==> flow/design.v <==
`timescale 1ns / 1ps
module IntFilterBlock 
#(	
	parameter OutDataWidth = 18
)
(
	input Clk_i,
	input Rst_i,
	input [OutDataWidth-1:0] Data_i,
	input DataNd_i,
	output [OutDataWidth-1:0] Data_o,
	output DataValid_o
);
	reg [OutDataWidth-1:0] outAcc;
	reg outVal;
	assign Data_o = outAcc;
	assign DataValid_o = outVal;
	always @(posedge Clk_i or posedge Rst_i) begin
		if (Rst_i) begin
			outAcc <= {OutDataWidth{1'b0}};
			outVal <= 1'b0;
		end else begin
			if (DataNd_i) begin
				outAcc <= outAcc+Data_i;
				outVal <= 1'b1;
			end else begin
				outAcc <= {OutDataWidth{1'b0}};
				outVal <= 1'b0;
			end 
		end
	end
endmodule
`timescale 1ns / 1ps
module DecimBlock
#(	
	parameter OutDataWidth = 18,
	parameter DecimCntWidth = 7
)
(
	input Clk_i,
	input Rst_i,
	input [2:0]	DecimFactor_i,
	input [OutDataWidth-1:0] Data_i,
	input DataVal_i,
	output [OutDataWidth-1:0] Data_o,
	output DataVal_o
);
	reg [DecimCntWidth-1:0] decimCnt;
	reg [2:0] decimFactor;
	assign Data_o = Data_i;
	assign DataVal_o = DataVal_i? (decimCnt == 0):1'b0;
	always	@(posedge Clk_i or posedge Rst_i)	begin
		if	(Rst_i) begin
			decimFactor <= 3'd1;
		end else begin
			if (DecimFactor_i <= 3'd1)	begin
				decimFactor <= 3'd1;
			end else begin
				decimFactor <= DecimFactor_i;
			end
		end
	end
	always @(posedge Clk_i or posedge Rst_i) begin
		if (Rst_i) begin
			decimCnt <= {DecimCntWidth{1'b0}};
		end else begin
			if (DataVal_i) begin
				if (decimCnt == decimFactor-1) begin
					decimCnt <= {DecimCntWidth{1'b0}};
				end else begin
					decimCnt <= decimCnt+7'd1;
				end
			end else begin
				decimCnt <= {DecimCntWidth{1'b0}};
			end
		end
	end
endmodule
`timescale 1ns / 1ps
module CombFilterBlock 
#(
	parameter	M=4,
	parameter	OutDataWidth	=	18
)
(
	input Clk_i,
	input Rst_i,
	input [OutDataWidth-1:0] Data_i,
	input DataNd_i,
	output [OutDataWidth-1:0] Data_o,
	output DataValid_o
);
	reg signed	[OutDataWidth-1:0] sumResult;
	reg	dataValid;
	reg	signed	[OutDataWidth-1:0] delData [M-1:0];
	assign Data_o = sumResult;
	assign DataValid_o = dataValid;
	genvar i;
	generate 
		for (i=0; i<M; i=i+1) begin: DelayGen
			always @(posedge Clk_i or posedge Rst_i) begin
				if (Rst_i) begin
					delData [i] <= {OutDataWidth{1'b0}};
				end else if (DataNd_i) begin
					if (i==0) begin
						delData [i] <= Data_i;
					end	else	begin
						delData [i] <= delData[i-1];
					end
				end
			end
		end
	endgenerate 
	always @(posedge Clk_i or posedge Rst_i) begin
		if (Rst_i) begin
			sumResult <= {OutDataWidth{1'b0}};
			dataValid <= 1'b0;
		end else begin
			if (DataNd_i) begin
				sumResult <= Data_i-delData[M-1];
				dataValid <= 1'b1;
			end else begin
				dataValid <= 1'b0;
			end
		end
	end
endmodule
`timescale 1ns / 1ps
module CicFilter
#(
	parameter N = 4,	 
	parameter M = 1,	 
	parameter InDataWidth	=	14,
	parameter OutDataWidth	=	32,
	parameter DecimCntWidth	=	7
)
(
	input Clk_i,
	input Rst_i,
	input [2:0]	DecimFactor_i,
	input [InDataWidth-1:0] Data_i,
	input DataNd_i,
	output [OutDataWidth-1:0] Data_o,
	output DataValid_o
);
	localparam	ExtendBitNum	=	OutDataWidth-InDataWidth;
	wire	[OutDataWidth-1:0]	adcExtData	=	{{ExtendBitNum{Data_i[InDataWidth-1]}},Data_i};
	wire	[OutDataWidth-1:0]	inData	[N-1:0];
	wire	[OutDataWidth-1:0]	intFilteredData	[N-1:0];
	wire	intFilteredDataValid	[N-1:0];
	wire	intDataVal	[N-1:0];
	wire	[OutDataWidth-1:0]	decimIntData;
	wire	decimIntDataValid;
	wire	[OutDataWidth-1:0]	combFilteredData	[N-1:0];
	wire	[OutDataWidth-1:0]	combInData	[N-1:0];
	wire	combDataVal	[N-1:0];
	wire	combFilteredDataVal	[N-1:0];
	assign	Data_o	=	combFilteredData[N-1];
	assign	DataValid_o	=	combFilteredDataVal[N-1];
genvar i,j;
generate 
	for (i=0; i<N; i=i+1)	begin: IntFilterGen
		assign	inData	[i]		=	(i==0)?adcExtData:intFilteredData[i-1];
		assign	intDataVal[i]	=	(i==0)?DataNd_i:intFilteredDataValid[i-1];
		IntFilterBlock 
		#(	
			.OutDataWidth	(OutDataWidth)
		)
		IntFilterBlock
		(
			.Clk_i			(Clk_i),
			.Rst_i			(Rst_i),
			.Data_i			(inData[i]),
			.DataNd_i		(intDataVal[i]),
			.Data_o			(intFilteredData[i]),
			.DataValid_o	(intFilteredDataValid[i])
		);
	end	
	DecimBlock
	#(	
		.OutDataWidth	(OutDataWidth),
		.DecimCntWidth	(DecimCntWidth)
	)
	DecimBlock
	(
		.Clk_i			(Clk_i),
		.Rst_i			(Rst_i),
		.DecimFactor_i	(DecimFactor_i),
		.Data_i			(intFilteredData[N-1]),
		.DataVal_i		(intFilteredDataValid[N-1]),
		.Data_o			(decimIntData),
		.DataVal_o		(decimIntDataValid)
	);
	for (j=0; j<N; j=j+1)	begin: CombFilterGen
		assign	combInData	[j]	=	(j==0)?decimIntData:combFilteredData[j-1];
		assign	combDataVal	[j]	=	(j==0)?decimIntDataValid:combFilteredDataVal[j-1];
		CombFilterBlock 
		#(	
			.M(M),
			.OutDataWidth	(OutDataWidth)
		)
		CombFilterBlock
		(
			.Clk_i			(Clk_i),
			.Rst_i			(Rst_i),
			.Data_i			(combInData[j]),
			.DataNd_i		(combDataVal[j]),
			.Data_o			(combFilteredData[j]),
			.DataValid_o	(combFilteredDataVal[j])
		);
	end
endgenerate
endmodule
== Tool chain data of CicFilter ==
The steps from the RTL of CicFilter to its reports follow in flow order.
Lines are those of the file above, counted from 1.
Not given: n/a

* Top module: CicFilter
* Clock: Clk_i
* Cell library: sky130hd
* Library corner: tt_025C_1v80

== Elaborated design ==
Source: Yosys, flattened and elaborated. Widths are those after wreduce; folded enables and synchronous resets count as part of the registers. Registers that Yosys merges into a memory's read port (data or address) are not register bits. Print and check cells do not count. Equal cells are merged and count once.

* $lt $le $gt $ge: 1
* Muxes and demuxes: 16
* Equal/unequal tests: 1
* Reduce/logical cells: 1
* Shift-type cells: 0
* Divide/modulo/power cells: 0
* Bitwise gates (word level): 0
* Multipliers: 0
* Add/subtract/negate cells: 10

{| class="wikitable"
|+ Operator list
! kind !! count
|-
| adder 32 bit || 4
|-
| subtractor 32 bit || 4
|-
| 2-to-1 mux 32 bit || 4
|-
| equality test 7 x 32 -> 1 bit || 1
|-
| 2-to-1 mux 7 bit || 2
|-
| 2-to-1 mux 1 bit || 9
|-
| adder 7 x 1 -> 7 bit with constant B || 1
|-
| logical NOT 7 bit || 1
|-
| subtractor 3 x 1 -> 4 bit with constant B || 1
|-
| <= comparator 3 x 1 -> 1 bit with constant B || 1
|-
| 2-to-1 mux 3 bit || 1
|}

* Output and inout bits: 33
* Latch bits: 0
* RAM bits: 0
* Memories kept: 0
* Flip-flop bits (word level): 402
* Elaborated cells: 51
* Word width x clocked read ports: 0
* ROM bits: 0

== Logic depth ==
Depth = most cells in a row (Yosys ltp): at word level without a register or memory, in the mapped netlist without a sequential cell, where the memories' decode and read muxes count.

* Depth after elaboration: 4
* ABC_AREA: 0
* Mapped depth: 12
* Gate-level depth less buffers: 12

== After synthesis ==
Yosys stat after the flow's synthesis: flattened, memories mapped to cells. It holds for the ABC_AREA given above (unset counts as 0); a run with the other value may have another netlist.

{| class="wikitable"
|+ Cell types
! cell !! count !! area in all (um^2)
|-
| sky130_fd_sc_hd__dfrtp_1 || 401 || 1E+04
|-
| sky130_fd_sc_hd__ha_1 || 251 || 3.14E+03
|-
| sky130_fd_sc_hd__o21ai_0 || 259 || 1.3E+03
|-
| sky130_fd_sc_hd__nand2_1 || 304 || 1.14E+03
|-
| sky130_fd_sc_hd__a21o_1 || 148 || 1.11E+03
|-
| sky130_fd_sc_hd__a21oi_1 || 215 || 1.08E+03
|-
| sky130_fd_sc_hd__xnor2_1 || 114 || 998.458
|-
| sky130_fd_sc_hd__mux2_2 || 68 || 765.734
|-
| sky130_fd_sc_hd__inv_1 || 195 || 731.952
|-
| sky130_fd_sc_hd__xor2_1 || 69 || 604.33
|-
| sky130_fd_sc_hd__nor2_1 || 153 || 574.301
|-
| sky130_fd_sc_hd__and2_1 || 59 || 369.104
|-
| sky130_fd_sc_hd__clkbuf_1 || 93 || 349.085
|-
| sky130_fd_sc_hd__nand3_1 || 63 || 315.302
|-
| sky130_fd_sc_hd__nand2b_1 || 42 || 262.752
|-
| sky130_fd_sc_hd__o21bai_1 || 35 || 262.752
|-
| sky130_fd_sc_hd__nor2b_1 || 40 || 250.24
|-
| sky130_fd_sc_hd__o21a_1 || 33 || 247.738
|}

Other cell types: 55; their cells: 413.

* Synthesis area: 26658.1 um^2
* Cell count: 2955
* Flip-flop cells: 402

By module: a second synthesis without flattening, with its own total; a netlist apart from the flattened one above.

* Cell total of the unflattened synthesis: 3227
* Area (unflattened synthesis): 28947.8 um^2

Each row is one instance without its submodules.

{| class="wikitable"
|+ By module
! module !! area (um^2) !! instances !! cells
|-
| CombFilterBlock || 4190.3 || 4 || 455
|-
| IntFilterBlock (OutDataWidth=32) || 2851.5 || 4 || 331
|-
| DecimBlock || 780.7 || 1 || 83
|-
| CicFilter || 0.0 || 1 || 0
|}

== Path before layout ==
Path of least setup slack by OpenSTA after synthesis, without wires, with an ideal clock, recovery checks aside; 20% of the period is set as input and as output delay. Where synthesis merged equal registers, the netlist keeps one of their names.

* Path kind: reg-to-reg
* From: register CombFilterGen[0].CombFilterBlock.sumResult[0]
* To: register CombFilterGen[1].CombFilterBlock.sumResult[26]
* Data arrival time: 2.905 ns
* Stages on the path: 13
* Path delay: 3.030 ns
* Clock period: 4.0 ns
* Slack: 0.970 ns
* Time at the first pin: 0.000 ns
* Library setup time: 0.125 ns
* Period reached after synthesis: 3.03 ns

"path delay" is the arrival time less input delay plus setup time.
"stages on the path": output pins that drive a net of the path, with the launching flip-flop's if there is one; two outputs of one cell count as two.
"period reached after synthesis" = period - worst setup slack (recovery checks aside). The figure is calculated, with input and output delays left at 20% of the set period.
The rows between start and end are the longest chain of elaborated cells between them; the timing report does not say that the signal goes this way. Where chains are equally long, one stands for them.
Each line given opens the expression or statement behind the cell; cells for indexed reads and writes are added by Yosys, which also makes memories of some case tables.

* Path through: sky130_fd_sc_hd__dfrtp_1 sky130_fd_sc_hd__inv_1 sky130_fd_sc_hd__ha_1 sky130_fd_sc_hd__fa_1 sky130_fd_sc_hd__nand2b_1 sky130_fd_sc_hd__a21boi_0 sky130_fd_sc_hd__o21ai_0 sky130_fd_sc_hd__a22oi_1 sky130_fd_sc_hd__a211oi_1 sky130_fd_sc_hd__o31a_1 sky130_fd_sc_hd__o31ai_2 sky130_fd_sc_hd__xor2_1 sky130_fd_sc_hd__mux2_2
* Cells in the longest elaborated chain: 1

{| class="wikitable"
|+ Ends and longest elaborated chain, post-synthesis
! item !! line !! text
|-
| start: declaration || 93 || <nowiki>reg signed [OutDataWidth-1:0] sumResult;</nowiki>
|-
| start: assignment || 116 || <nowiki>sumResult <= {OutDataWidth{1'b0}};</nowiki>
|-
| start: assignment || 120 || <nowiki>sumResult <= Data_i-delData[M-1];</nowiki>
|-
| subtractor 32 bit || 120 ||
|-
| end: assignment || 116 ||
|-
| end: assignment || 120 ||
|-
| end: declaration || 93 ||
|}

== Path in the finished layout ==
Path of least setup slack in the final report of job 1 (OpenROAD, finished layout, wires in). Where an end is a register, its clock arrival counts in the times.

* Path kind: reg-to-reg
* From: register CombFilterGen[3].CombFilterBlock.delData[0][1]
* To: register CombFilterGen[3].CombFilterBlock.sumResult[27]
* Stages on the path: 13
* Library setup time: 0.11 ns
* Clock period: 3.77 ns
* Data arrival time: 3.88 ns
* Time at the first pin: 0.60 ns
* Slack: 0.36 ns

The rows between start and end are the longest chain of elaborated cells between them; the timing report does not say that the signal goes this way. Where chains are equally long, one stands for them.

* Path through: sky130_fd_sc_hd__dfrtp_1 sky130_fd_sc_hd__inv_1 sky130_fd_sc_hd__ha_1 sky130_fd_sc_hd__nor2b_1 sky130_fd_sc_hd__o2111ai_1 sky130_fd_sc_hd__nand3_1 sky130_fd_sc_hd__o21ai_0 sky130_fd_sc_hd__a2111oi_0 sky130_fd_sc_hd__buf_4 sky130_fd_sc_hd__o2111ai_1 sky130_fd_sc_hd__nand3b_1 sky130_fd_sc_hd__xor2_1 sky130_fd_sc_hd__mux2_2
* Cells in the longest elaborated chain: 1

{| class="wikitable"
|+ Ends and longest elaborated chain, after layout
! item !! line !! text
|-
| start: declaration || 95 || <nowiki>reg signed [OutDataWidth-1:0] delData [M-1:0];</nowiki>
|-
| start: assignment || 103 || <nowiki>delData [i] <= {OutDataWidth{1'b0}};</nowiki>
|-
| start: assignment || 106 || <nowiki>delData [i] <= Data_i;</nowiki>
|-
| subtractor 32 bit || 120 || <nowiki>sumResult <= Data_i-delData[M-1];</nowiki>
|-
| end: assignment || 116 || <nowiki>sumResult <= {OutDataWidth{1'b0}};</nowiki>
|-
| end: assignment || 120 ||
|-
| end: declaration || 93 || <nowiki>reg signed [OutDataWidth-1:0] sumResult;</nowiki>
|}

==> runs of CicFilter <==
Measured results for CicFilter: 4 stored runs of the Yosys and OpenROAD flow on sky130hd. The settings differ; the order carries no meaning. The constraints put input and output delay at 20% of the set period each and load the outputs with 0.01 pF.
By "allowed time less slack (worst setup path)" is meant the share of the clock period that the worst setup path is allowed (20% is reserved at inputs, 20% at outputs), minus its slack. Clock arrival times at its registers enter into it.

=== Job 1 ===
{| class="wikitable"
! Setting !! Value
|-
| CORE_ASPECT_RATIO || 1.59
|-
| CORE_MARGIN || 4
|-
| CORE_UTILIZATION || 24
|-
| HOLD_SLACK_MARGIN || 0.23
|-
| PLACE_DENSITY_LB_ADDON || 0.24
|-
| SLEW_MARGIN || 0
|-
| TNS_END_PERCENT || 30
|-
| period_ns || 3.77
|-
| CAP_MARGIN || 20
|-
! Result !! Value
|-
| Yosys chip area after synthesis || 26658.1 um^2
|-
| Overall die area || 116615.0 um^2
|-
| Standard-cell area after layout || 30723.2 um^2
|-
| Final utilization || 0.28
|-
| Smallest setup slack || 0.361 ns
|-
| Setup TNS || 0.000 ns
|-
| Allowed time less slack (worst setup path) || 3.41 ns
|-
| Type of the worst setup path || reg-to-reg
|}

=== Job 2 ===
{| class="wikitable"
! Setting !! Value
|-
| CORE_UTILIZATION || 40
|-
| period_ns || 4.0
|-
| CAP_MARGIN || 20
|-
| CORE_MARGIN || 2
|-
| SLEW_MARGIN || 20
|-
! Result !! Value
|-
| Yosys chip area after synthesis || 26658.1 um^2
|-
| Overall die area || 68725.2 um^2
|-
| Standard-cell area after layout || 29793.6 um^2
|-
| Final utilization || 0.452
|-
| Smallest setup slack || 0.478 ns
|-
| Setup TNS || 0.000 ns
|-
| Allowed time less slack (worst setup path) || 3.52 ns
|-
| Type of the worst setup path || reg-to-reg
|}

=== Job 3 ===
{| class="wikitable"
! Setting !! Value
|-
| ABC_AREA || 1
|-
| CELL_PAD_IN_SITES_GLOBAL_PLACEMENT || 3
|-
| CORE_MARGIN || 4
|-
| CORE_UTILIZATION || 40
|-
| CTS_CLUSTER_DIAMETER || 179
|-
| GPL_ROUTABILITY_DRIVEN || 0
|-
| MIN_ROUTING_LAYER || met1
|-
| SLEW_MARGIN || 30
|-
| period_ns || 6.45
|-
| CAP_MARGIN || 20
|-
! Result !! Value
|-
| Yosys chip area after synthesis || 32104.5 um^2
|-
| Overall die area || 84858.6 um^2
|-
| Standard-cell area after layout || 35420.2 um^2
|-
| Final utilization || 0.447
|-
| Smallest setup slack || 3.173 ns
|-
| Setup TNS || 0.000 ns
|-
| Allowed time less slack (worst setup path) || 1.99 ns
|-
| Type of the worst setup path || input-to-reg
|}

=== Job 4 ===
{| class="wikitable"
! Setting !! Value
|-
| CORE_UTILIZATION || 40
|-
| period_ns || 3.6
|-
| CAP_MARGIN || 20
|-
| CORE_MARGIN || 2
|-
| SLEW_MARGIN || 20
|-
! Result !! Value
|-
| Yosys chip area after synthesis || 26658.1 um^2
|-
| Overall die area || 68725.2 um^2
|-
| Standard-cell area after layout || 29917.4 um^2
|-
| Final utilization || 0.454
|-
| Smallest setup slack || 0.288 ns
|-
| Setup TNS || 0.000 ns
|-
| Allowed time less slack (worst setup path) || 3.31 ns
|-
| Type of the worst setup path || reg-to-reg
|}
